==> flow/design.v <==
`timescale 1ns/1ps
`default_nettype none
module adder_1(a, b, c_in, sum, c_out);
input wire a, b, c_in;
output logic sum, c_out;
logic sum0;
logic sum1;
logic carry0;
logic carry1;
always_comb begin
  sum0 = a ^ b;
  sum = sum0 ^ c_in;
  carry0 = a & b;
  carry1 = sum0 & c_in;
  c_out = carry1 | carry0; 
end
endmodule
`timescale 1ns/1ps
`default_nettype none
module eight_input_adder(neighbors, sum);
input  wire [7:0] neighbors;
output logic [3:0] sum;
logic s1, c1, s2, c2, s3, c3, c4, s4, c5, c6;
adder_1 FA1 (.a(neighbors[0]), .b(neighbors[1]), .c_in(neighbors[2]), .sum(s1), .c_out(c1));
adder_1 FA2 (.a(neighbors[3]), .b(neighbors[4]), .c_in(neighbors[5]), .sum(s2), .c_out(c2));
adder_1 FA3 (.a(s1), .b(s2), .c_in(neighbors[6]), .sum(s3), .c_out(c3));
adder_1 HA1 (.a(s3), .b(neighbors[7]), .c_in(1'b0), .sum(sum[0]), .c_out(c4));
adder_1 FA4 (.a(c1), .b(c2), .c_in(c3), .sum(s4), .c_out(c5));
adder_1 HA2 (.a(s4), .b(c4), .c_in(1'b0), .sum(sum[1]), .c_out(c6));
adder_1 HA3 (.a(c5), .b(c6), .c_in(1'b0), .sum(sum[2]), .c_out(sum[3]));
endmodule
module equality_comparator(a, b, out);
input wire [3:0] a;
input wire [3:0] b;
output logic out;
logic [3:0] xor_out;
always_comb begin
    xor_out = a ^ b;
    out = ~xor_out[0] & ~xor_out[1] & ~xor_out[2] & ~xor_out[3];
end
endmodule
`default_nettype none
`timescale 1ns/1ps
module conway_cell(clk, rst, ena, state_0, state_d, state_q, neighbors);
input wire clk;
input wire rst;
input wire ena;
input wire state_0;
output logic state_d;
output logic state_q;
input wire [7:0] neighbors;
logic [3:0] sum;
eight_input_adder eight_input_adder_inst (.neighbors(neighbors), .sum(sum));
logic three_neighbors;
logic two_neighbors;
logic two_or_three_neighbors;
equality_comparator two_neighbors_comparator (.a(sum), .b(4'b0010), .out(two_neighbors));
equality_comparator three_neighbors_comparator (.a(sum), .b(4'b0011), .out(three_neighbors));
always_comb begin
	two_or_three_neighbors = three_neighbors | two_neighbors;
	state_d = (~ state_q & three_neighbors) | (state_q & two_or_three_neighbors);
end
always_ff @(posedge clk) begin : delay
	state_q <= rst ? state_0 : (ena ? state_d : state_q);
end 
endmodule
`default_nettype none  
module main(clk, rst, ena, state_0, cells);
parameter N = 16;  
parameter M = N + 2;  
input wire clk;
input wire rst;
input wire ena;
input wire [N*N-1:0] state_0;
output logic [N*N-1:0] cells;
wire [M*M-1:0] bordered_cells_q;  
wire [M*M-1:0] bordered_cells_d;
logic [M*M-1:0] bordered_cells_0;  
function int cell_index(int i, int j);
  cell_index = M*j + i;
endfunction
generate
  genvar i;
  genvar j;
  for (i = 0; i < M; i = i + 1) begin : cells_x
    for (j = 0; j < M; j = j + 1) begin : cells_y
      if ( (i > 0) && (i < (M-1)) && (j > 0) && (j < (M-1)) ) begin
        assign bordered_cells_0[cell_index(i, j)] = state_0[N*(j-1) + (i-1)];
        conway_cell CELL(
          .clk(clk), .rst(rst), .ena(ena),
          .neighbors({
            bordered_cells_q[cell_index(i-1, j-1)],
            bordered_cells_q[cell_index(i-1, j  )],
            bordered_cells_q[cell_index(i-1, j+1)],
            bordered_cells_q[cell_index(i  , j+1)],
            bordered_cells_q[cell_index(i+1, j+1)],
            bordered_cells_q[cell_index(i+1, j  )],
            bordered_cells_q[cell_index(i+1, j-1)],
            bordered_cells_q[cell_index(i  , j-1)]
          }),
          .state_0(bordered_cells_0[cell_index(i, j)]),
          .state_d(bordered_cells_d[cell_index(i, j)]),
          .state_q(bordered_cells_q[cell_index(i, j)])
        );
      end else begin  
        assign bordered_cells_0[cell_index(i,j)] = 1'b0;
        assign bordered_cells_q[cell_index(i,j)] = bordered_cells_0[cell_index(i,j)];
        assign bordered_cells_d[cell_index(i,j)] = 0;
      end
    end
  end
  for (i = 0; i < N; i = i + 1) begin : unborder
    always_comb begin
        cells[N*(i+1)-1:N*i] = bordered_cells_q[M*(i+2)-2:M*(i+1)+1];
    end
  end
endgenerate
endmodule
`default_nettype wire  
From RTL to reports: main
Module main before and after one edit of its RTL, step after step.
Lines under "before" count in the file above, lines under "after" in the edited file.
"difference" is "after" less "before", of the values as shown; "relative change" is that difference over "before", in percent.
Cell names lack the library's common part.
The mark -- stands for no value.
Design
  top: main
  clock: clk
  standard-cell library: sky130hd
  corner: tt_025C_1v80

The edit
The edit as a unified diff against the file above.
A script made this edit. It changes what the design does and was not meant as an optimisation.
begin of diff
@@ -59,5 +59,5 @@
 always_comb begin
 	two_or_three_neighbors = three_neighbors | two_neighbors;
-	state_d = (~ state_q & three_neighbors) | (state_q & two_or_three_neighbors);
+	state_d = (~ state_q | three_neighbors) | (state_q & two_or_three_neighbors);
 end
 always_ff @(posedge clk) begin : delay
end of diff

Word level
Counts by Yosys on the flattened word-level netlist (proc, flatten, opt, wreduce; memories kept). Register bits leave out memories and registers merged into their read ports (data or address). Print and check cells are left out. Cells with the same type and inputs are merged into one.
Bit counts
  flip-flop bits (word level): before 256, after 256, difference 0, relative change 0.00%
  input bits: before 259, after 259, difference 0, relative change 0.00%
  elaborated cells: before 10475, after 10475, difference 0, relative change 0.00%
Operators by class
  mux-type cells: before 512, after 512, difference 0, relative change 0.00%
  bitwise gates (word level): before 9706, after 9706, difference 0, relative change 0.00%
  reduce/logical cells: before 1, after 1, difference 0, relative change 0.00%
Operators by type and width
  1-bit bitwise AND: before 4274, after 4018, difference -256, relative change -5.99%
  1-bit bitwise OR: before 1381, after 1637, difference +256, relative change +18.54%
  1-bit bitwise XOR: before 2292, after 2292, difference 0, relative change 0.00%
  1-bit NOT: before 1503, after 1503, difference 0, relative change 0.00%
  1-bit 2-to-1 mux: before 512, after 512, difference 0, relative change 0.00%
  2-bit NOT: before 256, after 256, difference 0, relative change 0.00%
  2-bit nonzero test: before 1, after 1, difference 0, relative change 0.00%

Longest topological paths
Depth = most cells in a row (Yosys ltp): at word level without a register or memory, in the mapped netlist without a sequential cell, where the memories' decode and read muxes count.
Depth
  depth after elaboration: before 17, after 17, difference 0, relative change 0.00%
  ABC_AREA: before 0, after 0
  depth in mapped cells: before 9, after 9, difference 0, relative change 0.00%

Netlist
Yosys stat after the flow's synthesis: flattened, memories mapped to cells. It holds for the ABC_AREA given above (unset counts as 0); a run with the other value may have another netlist.
Cell types
  inv_1: before 1738, after 1197, difference -541, relative change -31.13%
  nor2_1: before 251, after 9, difference -242, relative change -96.41%
  o21ai_1: before 221, after 0, difference -221, relative change -100.00%
  o211ai_2: before 0, after 179, difference +179
  o211ai_1: before 0, after 37, difference +37
  nand2_1: before 248, after 216, difference -32, relative change -12.90%
  a31oi_1: before 0, after 31, difference +31
  nor2b_1: before 4, after 31, difference +27, relative change +675.00%
  o41ai_1: before 23, after 0, difference -23, relative change -100.00%
  nand2b_1: before 5, after 28, difference +23, relative change +460.00%
  clkbuf_2: before 0, after 20, difference +20
  buf_4: before 259, after 276, difference +17, relative change +6.56%
  buf_6: before 17, after 3, difference -14, relative change -82.35%
  ha_1: before 779, after 770, difference -9, relative change -1.16%
  a211o_1: before 0, after 8, difference +8
  nor4b_1: before 0, after 8, difference +8
  a32o_1: before 5, after 0, difference -5, relative change -100.00%
  or4b_1: before 220, after 216, difference -4, relative change -1.82%
The list need not be complete.
Synthesis totals
  mapped cells: before 4978, after 4225, difference -753, relative change -15.13%
  chip area (Yosys) (mm2): before 0.0499216, after 0.0484602, difference -0.0014614, relative change -2.93%
  area of sequential cells (mm2): before 0.0076874, after 0.0076874, difference 0.0000000, relative change 0.00%
  flip-flops: before 256, after 256, difference 0, relative change 0.00%
By module: a second synthesis without flattening, with its own total; a netlist apart from the flattened one above.
Unflattened totals
  cell total of the unflattened synthesis: before 6145, after 6145, difference 0, relative change 0.00%
  area (unflattened synthesis) (mm2): before 0.0771978, after 0.0775181, difference +0.0003203, relative change +0.41%
Rows give one instance, submodules left out.
By module, before
  adder_1: times used 1792, cells 1, area 0.00002 mm2, sequential area 0 mm2
  equality_comparator: times used 512, cells 5, area 0.0000475 mm2, sequential area 0 mm2
  conway_cell: times used 256, cells 6, area 0.0000626 mm2, sequential area 0.00003 mm2
  eight_input_adder: times used 256, cells 1, area 0.0000038 mm2, sequential area 0 mm2
  main: times used 1, cells 1, area 0.0000038 mm2, sequential area 0 mm2
By module, after
  adder_1: times used 1792, cells 1, area 0.00002 mm2, sequential area 0 mm2
  equality_comparator: times used 512, cells 5, area 0.0000475 mm2, sequential area 0 mm2
  conway_cell: times used 256, cells 6, area 0.0000638 mm2, sequential area 0.00003 mm2
  eight_input_adder: times used 256, cells 1, area 0.0000038 mm2, sequential area 0 mm2
  main: times used 1, cells 1, area 0.0000038 mm2, sequential area 0 mm2

Worst setup path after synthesis
Source: OpenSTA report_checks on the synthesized netlist (no wires, ideal clock, input and output delay 20% of the period each), path of least setup slack; recovery checks are left aside. Register names are those of the netlist, which keeps one name where synthesis merged equal registers.
Timing path post-synthesis
  path type: before input -> register, after input -> register
  start point: before input port rst, after input port rst
  end point: before register cells_x[10].cells_y[10].genblk1.CELL.state_q, after register cells_x[10].cells_y[10].genblk1.CELL.state_q
  period (ns): before 5.0, after 5.0, difference 0.0, relative change 0.00%
  setup time (ns): before 0.511, after 0.511, difference 0.000
  launch time at the first pin (ns): before 1.000, after 1.000, difference 0.000, relative change 0.00%
  arrival (ns): before 4.551, after 4.595, difference +0.044, relative change +0.97%
  required time (ns): before 4.489, after 4.489, difference 0.000, relative change 0.00%
  path slack (ns): before -0.062, after -0.106, difference -0.044
  path delay (ns): before 4.062, after 4.106, difference +0.044, relative change +1.08%
  stages: before 4, after 4, difference 0, relative change 0.00%
  path buffers: before 3, after 3, difference 0, relative change 0.00%
  synthesis period reached (ns): before 5.062, after 5.106, difference +0.044, relative change +0.87%
"path delay" = arrival - input delay + setup time.
"stages" counts driving pins, that of a launching flip-flop among them; a cell with two outputs on the path counts twice.
"synthesis period reached" = period - worst setup slack (recovery checks aside). The figure is calculated, with input and output delays left at 20% of the set period.
Between the ends stands the longest chain of elaborated cells between them, by number of cells; it is not shown to be the way that was timed. Of several equally long chains one is given.
A line is the first line of the expression or statement that the cell stems from. Yosys adds cells for indexed reads and writes and turns some case tables into memories.
before: Only ways into the end's enable, where the timed path ends, are counted here.
Between the ends, post-synthesis, before
  cell sequence: buf_6 -> buf_4 -> buf_2 -> or2_2
  length of the longest elaborated chain: 1
RTL lines, path post-synthesis, before
  start, declared: RTL line 72  | input wire rst;
  2-bit nonzero test
  end, assigned: RTL line 64  | state_q <= rst ? state_0 : (ena ? state_d : state_q);
  end, declared: RTL line 50  | output logic state_q;
after: Only ways into the end's enable, where the timed path ends, are counted here.
Between the ends, post-synthesis, after
  cell sequence: buf_4 -> buf_2 -> buf_2 -> or2_2
  length of the longest elaborated chain: 1
RTL lines, path post-synthesis, after
  start, declared: RTL line 72  | input wire rst;
  2-bit nonzero test
  end, assigned: RTL line 64  | state_q <= rst ? state_0 : (ena ? state_d : state_q);
  end, declared: RTL line 50  | output logic state_q;

Path in the finished layout
Path of least setup slack in the final report of each run of pair 1 (OpenROAD, finished layout, wires in). Where an end is a register, its clock arrival counts in the times.
Timing path post-layout
  path type: before register -> register, after register -> register
  start point: before register cells_x[8].cells_y[10].genblk1.CELL.state_q, after register cells_x[8].cells_y[10].genblk1.CELL.state_q
  end point: before register cells_x[7].cells_y[10].genblk1.CELL.state_q, after register cells_x[7].cells_y[10].genblk1.CELL.state_q
  period (ns): before 5.0, after 5.0, difference 0.0, relative change 0.00%
  setup time (ns): before 0.14, after 0.15, difference +0.01
  launch time at the first pin (ns): before 0.61, after 0.61, difference 0.00, relative change 0.00%
  arrival (ns): before 4.09, after 4.06, difference -0.03, relative change -0.73%
  required time (ns): before 5.47, after 5.46, difference -0.01, relative change -0.18%
  path slack (ns): before 1.38, after 1.40, difference +0.02
  stages: before 10, after 10, difference 0, relative change 0.00%
  path buffers: before 0, after 0, difference 0
Between the ends stands the longest chain of elaborated cells between them, by number of cells; it is not shown to be the way that was timed. Of several equally long chains one is given.
Between the ends, post-layout, before
  cell sequence: edfxtp_1 -> inv_1 -> fa_1 -> fa_1 -> fa_1 -> inv_1 -> ha_1 -> ha_1 -> or4b_1 -> o21ai_1
  length of the longest elaborated chain: 16
RTL lines, path post-layout, before
  start, declared: RTL line 50  | output logic state_q;
  start, assigned: RTL line 64  | state_q <= rst ? state_0 : (ena ? state_d : state_q);
  1-bit bitwise XOR: RTL line 12  | sum = sum0 ^ c_in;
  1-bit bitwise XOR: RTL line 11  | sum0 = a ^ b;
  1-bit bitwise AND: RTL line 14  | carry1 = sum0 & c_in;
  1-bit bitwise OR: RTL line 15  | c_out = carry1 | carry0;
  1-bit bitwise XOR: RTL line 12
  1-bit bitwise XOR: RTL line 11
  2-bit NOT
  1-bit NOT: RTL line 39  | out = ~xor_out[0] & ~xor_out[1] & ~xor_out[2] & ~xor_out[3];
  1-bit bitwise AND x3: RTL line 39
  1-bit bitwise OR: RTL line 60  | two_or_three_neighbors = three_neighbors | two_neighbors;
  1-bit bitwise AND: RTL line 61  | state_d = (~ state_q & three_neighbors) | (state_q & two_or_three_neighbors);
  1-bit bitwise OR: RTL line 61
  1-bit 2-to-1 mux x2: RTL line 64
  end, assigned: RTL line 64
  end, declared: RTL line 50
Between the ends, post-layout, after
  cell sequence: edfxtp_1 -> inv_1 -> fa_1 -> fa_1 -> inv_1 -> fa_1 -> ha_1 -> ha_1 -> or4b_1 -> o211ai_2
  length of the longest elaborated chain: 16
RTL lines, path post-layout, after
  start, declared: RTL line 50  | output logic state_q;
  start, assigned: RTL line 64  | state_q <= rst ? state_0 : (ena ? state_d : state_q);
  1-bit bitwise XOR: RTL line 12  | sum = sum0 ^ c_in;
  1-bit bitwise XOR: RTL line 11  | sum0 = a ^ b;
  1-bit bitwise AND: RTL line 14  | carry1 = sum0 & c_in;
  1-bit bitwise OR: RTL line 15  | c_out = carry1 | carry0;
  1-bit bitwise XOR: RTL line 12
  1-bit bitwise XOR: RTL line 11
  2-bit NOT
  1-bit NOT: RTL line 39  | out = ~xor_out[0] & ~xor_out[1] & ~xor_out[2] & ~xor_out[3];
  1-bit bitwise AND x3: RTL line 39
  1-bit bitwise OR: RTL line 60  | two_or_three_neighbors = three_neighbors | two_neighbors;
  1-bit bitwise AND: RTL line 61  | state_d = (~ state_q | three_neighbors) | (state_q & two_or_three_neighbors);
  1-bit bitwise OR: RTL line 61
  1-bit 2-to-1 mux x2: RTL line 64
  end, assigned: RTL line 64
  end, declared: RTL line 50

Layout results
Runs of the flow (Yosys, OpenROAD) on both versions; the two runs of a pair have the same settings. The constraints put input and output delay at 20% of the set period each and load the outputs with 0.01 pF.
Flow settings, pair 1
  CORE_UTILIZATION: 45
  PLACE_DENSITY: 0.6
  period_ns: 5.0
  CAP_MARGIN: 20
  CORE_MARGIN: 2
  SLEW_MARGIN: 20
Final reports, pair 1
  cell area after synthesis (mm2): before 0.0499216, after 0.0484602, difference -0.0014614, relative change -2.93%
  die outline area (mm2): before 0.113616, after 0.11033, difference -0.003286, relative change -2.89%
  final design utilization (%): before 50.8, after 50.9, difference +0.1
  worst setup slack after layout (ns): before 1.382, after 1.396, difference +0.014
  total negative slack (ns): before 0.000, after 0.000, difference 0.000
  clock period reached (ns): before 3.618, after 3.604, difference -0.014, relative change -0.39%
Flow settings, pair 2
  CAP_MARGIN: 0
  CELL_PAD_IN_SITES_GLOBAL_PLACEMENT: 0
  CORE_ASPECT_RATIO: 0.65
  CORE_UTILIZATION: 26
  MAX_ROUTING_LAYER: met4
  MIN_ROUTING_LAYER: met2
  PLACE_DENSITY_LB_ADDON: 0.03
  SETUP_SLACK_MARGIN: 0.29
  SLEW_MARGIN: 0
  period_ns: 2.75
  CORE_MARGIN: 2
Final reports, pair 2
  cell area after synthesis (mm2): before 0.0499216, after 0.0484602, difference -0.0014614, relative change -2.93%
  die outline area (mm2): before 0.195608, after 0.189934, difference -0.005674, relative change -2.90%
  final design utilization (%): before 36.8, after 38.5, difference +1.7
  worst setup slack after layout (ns): before -0.569, after -0.491, difference +0.078
  total negative slack (ns): before -99.074, after -79.278, difference +19.796
  clock period reached (ns): before 3.319, after 3.241, difference -0.078, relative change -2.35%
"clock period reached" is the run's clock period less its worst setup slack. It is reckoned from that one timing run; input and output delays stay at 20% of the period that was set.
